==> flow/design.v <==
module ahb (
            hclk
           ,hresetn
           ,htrans
           ,haddr
           ,hwdata
           ,hready_in
           ,hsel
           ,hwrite
           ,hsize
           ,hresp
           ,hready_out
           ,hrdata
           ,frame_num    
           ,sample_in_frame
           ,com_2_ovl
           ,max_point_fft_core
           ,alpha
           ,quarter
           ,fft_num
           ,fft_stage_number
           ,mel_num
           ,cep_num
           ,trigger
           );
input hclk;                       
input hresetn;                    
input [1:0]htrans;
input [11:0]haddr;
input [31:0]hwdata;
input hready_in;
input hsel;
input hwrite;
input [2:0]hsize;
output [1:0]hresp;
output hready_out;
output [31:0]hrdata; 
output [31:0]frame_num;            
output [31:0]sample_in_frame;      
output [31:0]com_2_ovl;            
output [31:0]max_point_fft_core;   
output [31:0]alpha;                
output [31:0]quarter;              
output [31:0]fft_num;              
output [31:0]fft_stage_number;     
output [31:0]mel_num;              
output [31:0]cep_num;              
output trigger;                    
wire hclk;
wire hresetn;
wire [1:0]htrans;
wire [11:0]haddr;
wire [31:0]hwdata;
wire hready_in;
wire hsel;
wire hwrite;
wire [2:0]hsize;
wire [1:0]hresp;
wire hready_out;
reg [31:0]hrdata; 
reg [31:0]frame_num;
reg [31:0]sample_in_frame;
reg [31:0]com_2_ovl;
reg [31:0]max_point_fft_core;
reg [31:0]alpha;
reg [31:0]quarter;
reg [31:0]fft_num;
reg [31:0]fft_stage_number;
reg [31:0]mel_num;
reg [31:0]cep_num;
reg [31:0]trigger_reg;
wire trigger;
reg wr_frame_num_sel;          
reg wr_sample_in_frame_sel;
reg wr_com_2_ovl_sel;
reg wr_max_point_fft_core_sel;
reg wr_alpha_sel;
reg wr_quarter_sel;
reg wr_fft_num_sel;
reg wr_fft_stage_number_sel;
reg wr_mel_num_sel;
reg wr_cep_num_sel;
reg wr_trigger_sel;
wire rd_frame_num_sel;
wire rd_sample_in_frame_sel;
wire rd_com_2_ovl_sel;
wire rd_max_point_fft_core_sel;
wire rd_alpha_sel;
wire rd_quarter_sel;
wire rd_fft_num_sel;
wire rd_fft_stage_number_sel;
wire rd_mel_num_sel;
wire rd_cep_num_sel;
wire rd_trigger_sel;
wire [31:0]nxt_frame_num;
wire [31:0]nxt_sample_in_frame;
wire [31:0]nxt_com_2_ovl;
wire [31:0]nxt_max_point_fft_core;
wire [31:0]nxt_alpha;
wire [31:0]nxt_quarter;
wire [31:0]nxt_fft_num;
wire [31:0]nxt_fft_stage_number;
wire [31:0]nxt_mel_num;
wire [31:0]nxt_cep_num;
wire [31:0]nxt_trigger_reg;
reg [2:0]temp_hsize;
wire [10:0]rd_sel_reg;
reg [31:0]nxt_hrdata;
wire wr_en;
wire rd_en;
assign wr_en = htrans[1] & hready_in & hsel & hwrite;
assign rd_en = htrans[1] & hready_in & hsel & ~hwrite;
always @(posedge hclk or negedge hresetn) begin
  if (!hresetn) begin
    wr_frame_num_sel <= 1'b0; 
  end
  else begin
    if (wr_en && (haddr[11:0] == 12'h000)) begin      
      wr_frame_num_sel <= 1'b1;
    end
    else begin
      wr_frame_num_sel <= 1'b0;
    end        
  end        
end        
always @(posedge hclk or negedge hresetn) begin
  if (!hresetn) begin
    wr_sample_in_frame_sel <= 1'b0; 
  end
  else begin
    if (wr_en && (haddr[11:0] == 12'h001)) begin      
      wr_sample_in_frame_sel <= 1'b1;
    end
    else begin
      wr_sample_in_frame_sel <= 1'b0;
    end        
  end        
end        
always @(posedge hclk or negedge hresetn) begin
  if (!hresetn) begin
    wr_com_2_ovl_sel <= 1'b0; 
  end
  else begin
    if (wr_en && (haddr[11:0] == 12'h002)) begin      
      wr_com_2_ovl_sel <= 1'b1;
    end
    else begin
      wr_com_2_ovl_sel <= 1'b0;
    end        
  end        
end        
always @(posedge hclk or negedge hresetn) begin
  if (!hresetn) begin
    wr_max_point_fft_core_sel <= 1'b0; 
  end
  else begin
    if (wr_en && (haddr[11:0] == 12'h003)) begin      
      wr_max_point_fft_core_sel <= 1'b1;
    end
    else begin
      wr_max_point_fft_core_sel <= 1'b0;
    end        
  end        
end        
always @(posedge hclk or negedge hresetn) begin
  if (!hresetn) begin
    wr_alpha_sel <= 1'b0; 
  end
  else begin
    if (wr_en && (haddr[11:0] == 12'h004)) begin      
      wr_alpha_sel <= 1'b1;
    end
    else begin
      wr_alpha_sel <= 1'b0;
    end        
  end        
end        
always @(posedge hclk or negedge hresetn) begin
  if (!hresetn) begin
    wr_quarter_sel <= 1'b0; 
  end
  else begin
    if (wr_en && (haddr[11:0] == 12'h005)) begin      
      wr_quarter_sel <= 1'b1;
    end
    else begin
      wr_quarter_sel <= 1'b0;
    end        
  end        
end        
always @(posedge hclk or negedge hresetn) begin
  if (!hresetn) begin
    wr_fft_num_sel <= 1'b0; 
  end
  else begin
    if (wr_en && (haddr[11:0] == 12'h006)) begin      
      wr_fft_num_sel <= 1'b1;
    end
    else begin
      wr_fft_num_sel <= 1'b0;
    end        
  end        
end        
always @(posedge hclk or negedge hresetn) begin
  if (!hresetn) begin
    wr_fft_stage_number_sel <= 1'b0; 
  end
  else begin
    if (wr_en && (haddr[11:0] == 12'h007)) begin      
      wr_fft_stage_number_sel <= 1'b1;
    end
    else begin
      wr_fft_stage_number_sel <= 1'b0;
    end        
  end        
end        
always @(posedge hclk or negedge hresetn) begin
  if (!hresetn) begin
    wr_mel_num_sel <= 1'b0; 
  end
  else begin
    if (wr_en && (haddr[11:0] == 12'h008)) begin      
      wr_mel_num_sel <= 1'b1;
    end
    else begin
      wr_mel_num_sel <= 1'b0;
    end        
  end        
end        
always @(posedge hclk or negedge hresetn) begin
  if (!hresetn) begin
    wr_cep_num_sel <= 1'b0; 
  end
  else begin
    if (wr_en && (haddr[11:0] == 12'h009)) begin      
      wr_cep_num_sel <= 1'b1;
    end
    else begin
      wr_cep_num_sel <= 1'b0;
    end        
  end        
end        
always @(posedge hclk or negedge hresetn) begin
  if (!hresetn) begin
    wr_trigger_sel <= 1'b0; 
  end
  else begin
    if (wr_en && (haddr[11:0] == 12'h00a)) begin      
      wr_trigger_sel <= 1'b1;
    end
    else begin
      wr_trigger_sel <= 1'b0;
    end        
  end        
end        
assign rd_frame_num_sel =          (rd_en & (haddr[11:0] == 12'h000))? 1'b1:1'b0;
assign rd_sample_in_frame_sel =    (rd_en & (haddr[11:0] == 12'h001))? 1'b1:1'b0;
assign rd_com_2_ovl_sel =          (rd_en & (haddr[11:0] == 12'h002))? 1'b1:1'b0;
assign rd_max_point_fft_core_sel = (rd_en & (haddr[11:0] == 12'h003))? 1'b1:1'b0;
assign rd_alpha_sel =              (rd_en & (haddr[11:0] == 12'h004))? 1'b1:1'b0;
assign rd_quarter_sel =            (rd_en & (haddr[11:0] == 12'h005))? 1'b1:1'b0;
assign rd_fft_num_sel =            (rd_en & (haddr[11:0] == 12'h006))? 1'b1:1'b0;
assign rd_fft_stage_number_sel =   (rd_en & (haddr[11:0] == 12'h007))? 1'b1:1'b0;
assign rd_mel_num_sel =            (rd_en & (haddr[11:0] == 12'h008))? 1'b1:1'b0;
assign rd_cep_num_sel =            (rd_en & (haddr[11:0] == 12'h009))? 1'b1:1'b0;
assign rd_trigger_sel =            (rd_en & (haddr[11:0] == 12'h00a))? 1'b1:1'b0;
always @(posedge hclk or negedge hresetn) begin
  if (!hresetn) begin
    temp_hsize <= 3'b0; 
  end
  else begin
    temp_hsize <= hsize; 
  end
end        
assign nxt_frame_num =          (wr_frame_num_sel &          (temp_hsize == 2'h2))? hwdata[31:0]:frame_num;
assign nxt_sample_in_frame =    (wr_sample_in_frame_sel &    (temp_hsize == 2'h2))? hwdata[31:0]:sample_in_frame;
assign nxt_com_2_ovl =          (wr_com_2_ovl_sel &          (temp_hsize == 2'h2))? hwdata[31:0]:com_2_ovl;
assign nxt_max_point_fft_core = (wr_max_point_fft_core_sel & (temp_hsize == 2'h2))? hwdata[31:0]:max_point_fft_core;
assign nxt_alpha =              (wr_alpha_sel &              (temp_hsize == 2'h2))? hwdata[31:0]:alpha;
assign nxt_quarter =            (wr_quarter_sel &            (temp_hsize == 2'h2))? hwdata[31:0]:quarter;
assign nxt_fft_num =            (wr_fft_num_sel &            (temp_hsize == 2'h2))? hwdata[31:0]:fft_num;
assign nxt_fft_stage_number =   (wr_fft_stage_number_sel &   (temp_hsize == 2'h2))? hwdata[31:0]:fft_stage_number;
assign nxt_mel_num =            (wr_mel_num_sel &            (temp_hsize == 2'h2))? hwdata[31:0]:mel_num;
assign nxt_cep_num =            (wr_cep_num_sel &            (temp_hsize == 2'h2))? hwdata[31:0]:cep_num;
assign nxt_trigger_reg =        (wr_trigger_sel &            (temp_hsize == 2'h2))? {31'b0,hwdata[0]}:trigger_reg;
always @(posedge hclk or negedge hresetn) begin
  if (!hresetn) begin
    frame_num <= 32'b0; 
  end
  else begin
    frame_num <= nxt_frame_num;
  end        
end        
always @(posedge hclk or negedge hresetn) begin
  if (!hresetn) begin
    sample_in_frame <= 32'b0; 
  end
  else begin
    sample_in_frame <= nxt_sample_in_frame;
  end        
end        
always @(posedge hclk or negedge hresetn) begin
  if (!hresetn) begin
    com_2_ovl <= 32'b0; 
  end
  else begin
    com_2_ovl <= nxt_com_2_ovl;
  end        
end        
always @(posedge hclk or negedge hresetn) begin
  if (!hresetn) begin
    max_point_fft_core <= 32'b0; 
  end
  else begin
    max_point_fft_core <= nxt_max_point_fft_core;
  end        
end        
always @(posedge hclk or negedge hresetn) begin
  if (!hresetn) begin
    alpha <= 32'b0; 
  end
  else begin
    alpha <= nxt_alpha;
  end        
end        
always @(posedge hclk or negedge hresetn) begin
  if (!hresetn) begin
    quarter <= 32'b0; 
  end
  else begin
    quarter <= nxt_quarter;
  end        
end        
always @(posedge hclk or negedge hresetn) begin
  if (!hresetn) begin
    fft_num <= 32'b0; 
  end
  else begin
    fft_num <= nxt_fft_num;
  end        
end        
always @(posedge hclk or negedge hresetn) begin
  if (!hresetn) begin
    fft_stage_number <= 32'b0; 
  end
  else begin
    fft_stage_number <= nxt_fft_stage_number;
  end        
end        
always @(posedge hclk or negedge hresetn) begin
  if (!hresetn) begin
    mel_num <= 32'b0; 
  end
  else begin
    mel_num <= nxt_mel_num;
  end        
end        
always @(posedge hclk or negedge hresetn) begin
  if (!hresetn) begin
    cep_num <= 32'b0; 
  end
  else begin
    cep_num <= nxt_cep_num;
  end        
end        
always @(posedge hclk or negedge hresetn) begin
  if (!hresetn) begin
    trigger_reg <= 32'b0; 
  end
  else begin
    trigger_reg <= nxt_trigger_reg;
  end        
end        
assign trigger = trigger_reg[0];
assign rd_sel_reg = {rd_trigger_sel,rd_cep_num_sel,rd_mel_num_sel,rd_fft_stage_number_sel,rd_fft_num_sel,rd_quarter_sel,rd_alpha_sel,rd_max_point_fft_core_sel,rd_com_2_ovl_sel,rd_sample_in_frame_sel,rd_frame_num_sel}; 
always @(rd_sel_reg or nxt_frame_num or nxt_sample_in_frame or nxt_com_2_ovl or nxt_max_point_fft_core or nxt_alpha or nxt_quarter or nxt_fft_num or nxt_fft_stage_number or nxt_mel_num or nxt_cep_num or nxt_trigger_reg) begin
  case (rd_sel_reg)
    11'b000_0000_0001: nxt_hrdata = nxt_frame_num;
    11'b000_0000_0010: nxt_hrdata = nxt_sample_in_frame;
    11'b000_0000_0100: nxt_hrdata = nxt_com_2_ovl;
    11'b000_0000_1000: nxt_hrdata = nxt_max_point_fft_core;
    11'b000_0001_0000: nxt_hrdata = nxt_alpha;
    11'b000_0010_0000: nxt_hrdata = nxt_quarter;
    11'b000_0100_0000: nxt_hrdata = nxt_fft_num;
    11'b000_1000_0000: nxt_hrdata = nxt_fft_stage_number;
    11'b001_0000_0000: nxt_hrdata = nxt_mel_num;
    11'b010_0000_0000: nxt_hrdata = nxt_cep_num;
    11'b100_0000_0000: nxt_hrdata = {31'b0, nxt_trigger_reg[0]};
    default:           nxt_hrdata = 32'b0;
  endcase        
end        
always @(posedge hclk or negedge hresetn) begin
  if (!hresetn) begin
    hrdata <= 32'b0; 
  end
  else begin
    hrdata <= nxt_hrdata;
  end        
end        
assign hresp = 2'b0;
assign hready_out = 1'b1;
endmodule
Tool chain data of ahb:

The steps from the RTL of ahb to its reports follow in flow order.
Line numbers count from 1 in the design file above.
Operators: Yosys type, input widths -> output width; for muxes data width and select width s.
Library cell names are shortened.
The mark - stands for no value.

* top: ahb
* clock port: hclk
* standard-cell library: sky130hd
* timing corner: tt_025C_1v80

Word-level counts:

Yosys after proc, flatten, opt, wreduce and memory -nomap, before mapping. Enables and synchronous resets that opt folds into registers are not counted as muxes. Memory bits, and registers merged into a memory's read port (data or address), are not among the register bits. Print and check cells are not counted. Equal cells are merged and count once.

* bits in registers: 367
* bits in latches: 0
* memory bits (writable): 0
* bits in read-only memories: 0
* word width x clocked read ports: 0
* memory cells: 0
* input bits: 54
* output and inout bits: 356
* word-level cells: 119

* add/sub/neg operators: 0
* multipliers: 0
* divide/modulo/power cells: 0
* order comparisons: 0
* equality and inequality tests: 22
* shifts and indexed selects: 0
* multiplexer cells: 34
* bitwise logic cells: 27
* reduce/logical cells: 12

Operators with widths (count)
* $pmux 32 s11: 1
* $mux 32: 10
* $eq 12x3->1 const B: 4
* $eq 12x4->1 const B: 3
* $and 1x1->1: 26
* $eq 12x2->1 const B: 2
* $mux 1: 23
* $eq 12x1->1 const B: 1
* $logic_not 12->1: 1
* $logic_and 1x1->1: 11
* $eq 11x1->1 const B: 1
* $eq 11x10->1 const B: 1
* $eq 11x11->1 const B: 1
* $eq 11x2->1 const B: 1
* $eq 11x3->1 const B: 1
* $eq 11x4->1 const B: 1
* $eq 11x5->1 const B: 1
* $eq 11x6->1 const B: 1
* $eq 11x7->1 const B: 1
* $eq 11x8->1 const B: 1
* $eq 11x9->1 const B: 1
* $eq 3x2->1 const B: 1
* $not 1->1: 1

Depth:

Yosys ltp: most cells in a row. Word level: on the elaborated netlist, between registers, memories and ports. Mapped: between sequential cells and ports; inverters and the memories' decode and read muxes count.

* word-level depth: 7
* ABC_AREA: 1
* depth in mapped cells: 11
* gate-level depth less buffers: 10

After synthesis:

Source: synth_stat.txt of the flow (Yosys; design flattened, memories mapped). It holds for the ABC_AREA given above (unset counts as 0); a run with the other value may have another netlist.
Totals and module areas in this step are rounded.

* mapped cells: 2210
* mapped area: 16000 sq um
* mapped flip-flops: 367
* buffers: 127

Cell types (count)
* dfrtp_1: 367
* nand2_1: 1215
* nor2_1: 198
* inv_1: 151
* nand3_1: 73
* clkbuf_1: 95
* o21ai_0: 54
* buf_2: 27
* o21ai_1: 10
* buf_4: 4
* nor2_2: 3
* nor3_4: 1
* nand2_2: 2
* nand4_1: 2
* clkinv_1: 3
* nor2_4: 1
* conb_1: 2
* nand3b_1: 1
* buf_1: 1

Worst setup path after synthesis:

OpenSTA on the mapped netlist: ideal clock, no wires. The path of least setup slack (recovery checks aside). Input and output delay are each 20% of the period. Register names are those of the netlist, which keeps one name where synthesis merged equal registers.

* path kind: input to register
* from: input port haddr[11]
* to: register hrdata[10]
* clock period: 10.0 ns
* input delay: 2.000 ns
* library setup time: 0.068 ns
* time at the first pin: 2.000 ns
* arrival time: 3.219 ns
* data required time: 9.932 ns
* path slack: 6.713 ns
* path delay: 1.287 ns
* driving pins on the path: 10
* buffers on the path: 1
* synthesis period reached: 3.287 ns

"path delay" = arrival - input delay + setup time.
"driving pins on the path": output pins that drive a net of the path, with the launching flip-flop's if there is one; two outputs of one cell count as two.
"synthesis period reached" = period - worst setup slack (recovery checks aside). The figure is calculated, with input and output delays left at 20% of the set period.
The rows between start and end are the longest chain of elaborated cells between them; the timing report does not say that the signal goes this way. Where chains are equally long, one stands for them.
Each line given opens the expression or statement behind the cell; cells for indexed reads and writes are added by Yosys, which also makes memories of some case tables.

* path through: nor2_1 nand2_1 nor2_2 nand2_1 nor2_4 clkinv_1 buf_2 nor2_1 nor2_1 nand3_1
* length of the longest elaborated chain: 5
* elaborated cells between the ends (all ways): 45

RTL lines, path post-synthesis
* start, declared: RTL line 29 `input [11:0]haddr;`
* $logic_not 12->1: RTL line 256 `assign rd_frame_num_sel =          (rd_en & (haddr[11:0] == 12'h000))? 1'b1:1'b0;`
* $and 1x1->1: RTL line 256
* $mux 1: RTL line 256
* $eq 11x11->1: RTL line 377 `case (rd_sel_reg)`
* $pmux 32 s11: RTL line 377
* end, assigned: RTL line 394 `hrdata <= 32'b0;`
* end, assigned: RTL line 397 `hrdata <= nxt_hrdata;`
* end, declared: RTL line 37 `output [31:0]hrdata;`

Worst path after layout:

From the final timing report of flow run 1: the path of least setup slack in the routed layout; clock arrival at registers is part of the times.

* path kind: input to register
* from: input port haddr[0]
* to: register hrdata[25]
* clock period: 3.94 ns
* input delay: 0.79 ns
* library setup time: 0.15 ns
* time at the first pin: 0.79 ns
* arrival time: 3.70 ns
* data required time: 4.36 ns
* path slack: 0.66 ns
* driving pins on the path: 11
* buffers on the path: 2

The rows between start and end are the longest chain of elaborated cells between them; the timing report does not say that the signal goes this way. Where chains are equally long, one stands for them.

* path through: clkdlybuf4s50_1 inv_1 nand2_1 nor2_1 nand3_1 clkinv_1 buf_2 nand2_1 nand2_1 nor2_1 nand3_1
* length of the longest elaborated chain: 5
* elaborated cells between the ends (all ways): 45

RTL lines, path after layout
* start, declared: RTL line 29 `input [11:0]haddr;`
* $logic_not 12->1: RTL line 256 `assign rd_frame_num_sel =          (rd_en & (haddr[11:0] == 12'h000))? 1'b1:1'b0;`
* $and 1x1->1: RTL line 256
* $mux 1: RTL line 256
* $eq 11x11->1: RTL line 377 `case (rd_sel_reg)`
* $pmux 32 s11: RTL line 377
* end, assigned: RTL line 394 `hrdata <= 32'b0;`
* end, assigned: RTL line 397 `hrdata <= nxt_hrdata;`
* end, declared: RTL line 37 `output [31:0]hrdata;`

Add stored flow runs of ahb

Top module ahb; platform sky130hd; tools Yosys and OpenROAD; 5 stored runs in no particular order. Input and output delays are each 20% of the period that was set; the output load is 0.01 pF.
"allowed time less slack (worst setup path)" = time allowed to the worst setup path (clock period - input delay - output delay, where it has them) - its slack; a late launch clock adds to it, a late capture clock takes from it.
Results are given in rounded form.

### Flow run 1

Settings: `ABC_AREA=1`, `CAP_MARGIN=5`, `CELL_PAD_IN_SITES_DETAIL_PLACEMENT=0`, `CORE_ASPECT_RATIO=1.56`, `CORE_MARGIN=2`, `CORE_UTILIZATION=27`, `CTS_CLUSTER_SIZE=87`, `GPL_TIMING_DRIVEN=0`, `MAX_ROUTING_LAYER=met5`, `PLACE_DENSITY_LB_ADDON=0.23`, `SETUP_SLACK_MARGIN=-0.31`, `TNS_END_PERCENT=80`, `period_ns=3.94`, `SLEW_MARGIN=20`

- Summed negative setup slack: 0.000 ns
- Cell area after synthesis: 16000 sq um
- Die outline area: 63000 sq um
- Std-cell area (final layout): 23000 sq um
- Worst setup slack after layout: 0.66 ns
- Allowed time less slack (worst setup path): 2.49 ns
- Critical path type: input to register

### Flow run 2

Settings: `CORE_UTILIZATION=40`, `period_ns=4.44`, `CAP_MARGIN=20`, `CORE_MARGIN=2`, `SLEW_MARGIN=20`

- Summed negative setup slack: 0.000 ns
- Cell area after synthesis: 16000 sq um
- Die outline area: 41000 sq um
- Std-cell area (final layout): 22000 sq um
- Worst setup slack after layout: 1.2 ns
- Allowed time less slack (worst setup path): 2.39 ns
- Critical path type: input to register

### Flow run 3

Settings: `ABC_AREA=1`, `CORE_ASPECT_RATIO=1.06`, `CORE_UTILIZATION=29`, `CTS_CLUSTER_DIAMETER=291`, `HOLD_SLACK_MARGIN=0.08`, `PLACE_DENSITY_LB_ADDON=0.17`, `TNS_END_PERCENT=50`, `period_ns=3.97`, `CAP_MARGIN=20`, `CORE_MARGIN=2`, `SLEW_MARGIN=20`

- Summed negative setup slack: 0.000 ns
- Cell area after synthesis: 16000 sq um
- Die outline area: 58000 sq um
- Std-cell area (final layout): 23000 sq um
- Worst setup slack after layout: 1.2 ns
- Allowed time less slack (worst setup path): 1.98 ns
- Critical path type: input to register

### Flow run 4

Settings: `ABC_AREA=1`, `CAP_MARGIN=5`, `CELL_PAD_IN_SITES_DETAIL_PLACEMENT=0`, `CELL_PAD_IN_SITES_GLOBAL_PLACEMENT=3`, `CORE_ASPECT_RATIO=1.56`, `CORE_MARGIN=2`, `CORE_UTILIZATION=27`, `CTS_CLUSTER_SIZE=87`, `GPL_TIMING_DRIVEN=1`, `MAX_ROUTING_LAYER=met4`, `PLACE_DENSITY_LB_ADDON=0.23`, `SETUP_SLACK_MARGIN=-0.31`, `SLEW_MARGIN=30`, `TNS_END_PERCENT=25`, `period_ns=3.94`

- Summed negative setup slack: 0.000 ns
- Cell area after synthesis: 16000 sq um
- Die outline area: 63000 sq um
- Std-cell area (final layout): 23000 sq um
- Worst setup slack after layout: 1.1 ns
- Allowed time less slack (worst setup path): 2.03 ns
- Critical path type: input to register

### Flow run 5

Settings: `CORE_ASPECT_RATIO=1.67`, `CORE_UTILIZATION=28`, `CTS_CLUSTER_SIZE=18`, `GPL_ROUTABILITY_DRIVEN=0`, `GPL_TIMING_DRIVEN=0`, `PLACE_DENSITY=0.58`, `SETUP_SLACK_MARGIN=0.78`, `SLEW_MARGIN=30`, `TNS_END_PERCENT=5`, `period_ns=3.74`, `CAP_MARGIN=20`, `CORE_MARGIN=2`

- Summed negative setup slack: 0.000 ns
- Cell area after synthesis: 16000 sq um
- Die outline area: 59000 sq um
- Std-cell area (final layout): 22000 sq um
- Worst setup slack after layout: 0.82 ns
- Allowed time less slack (worst setup path): 2.18 ns
- Critical path type: input to register
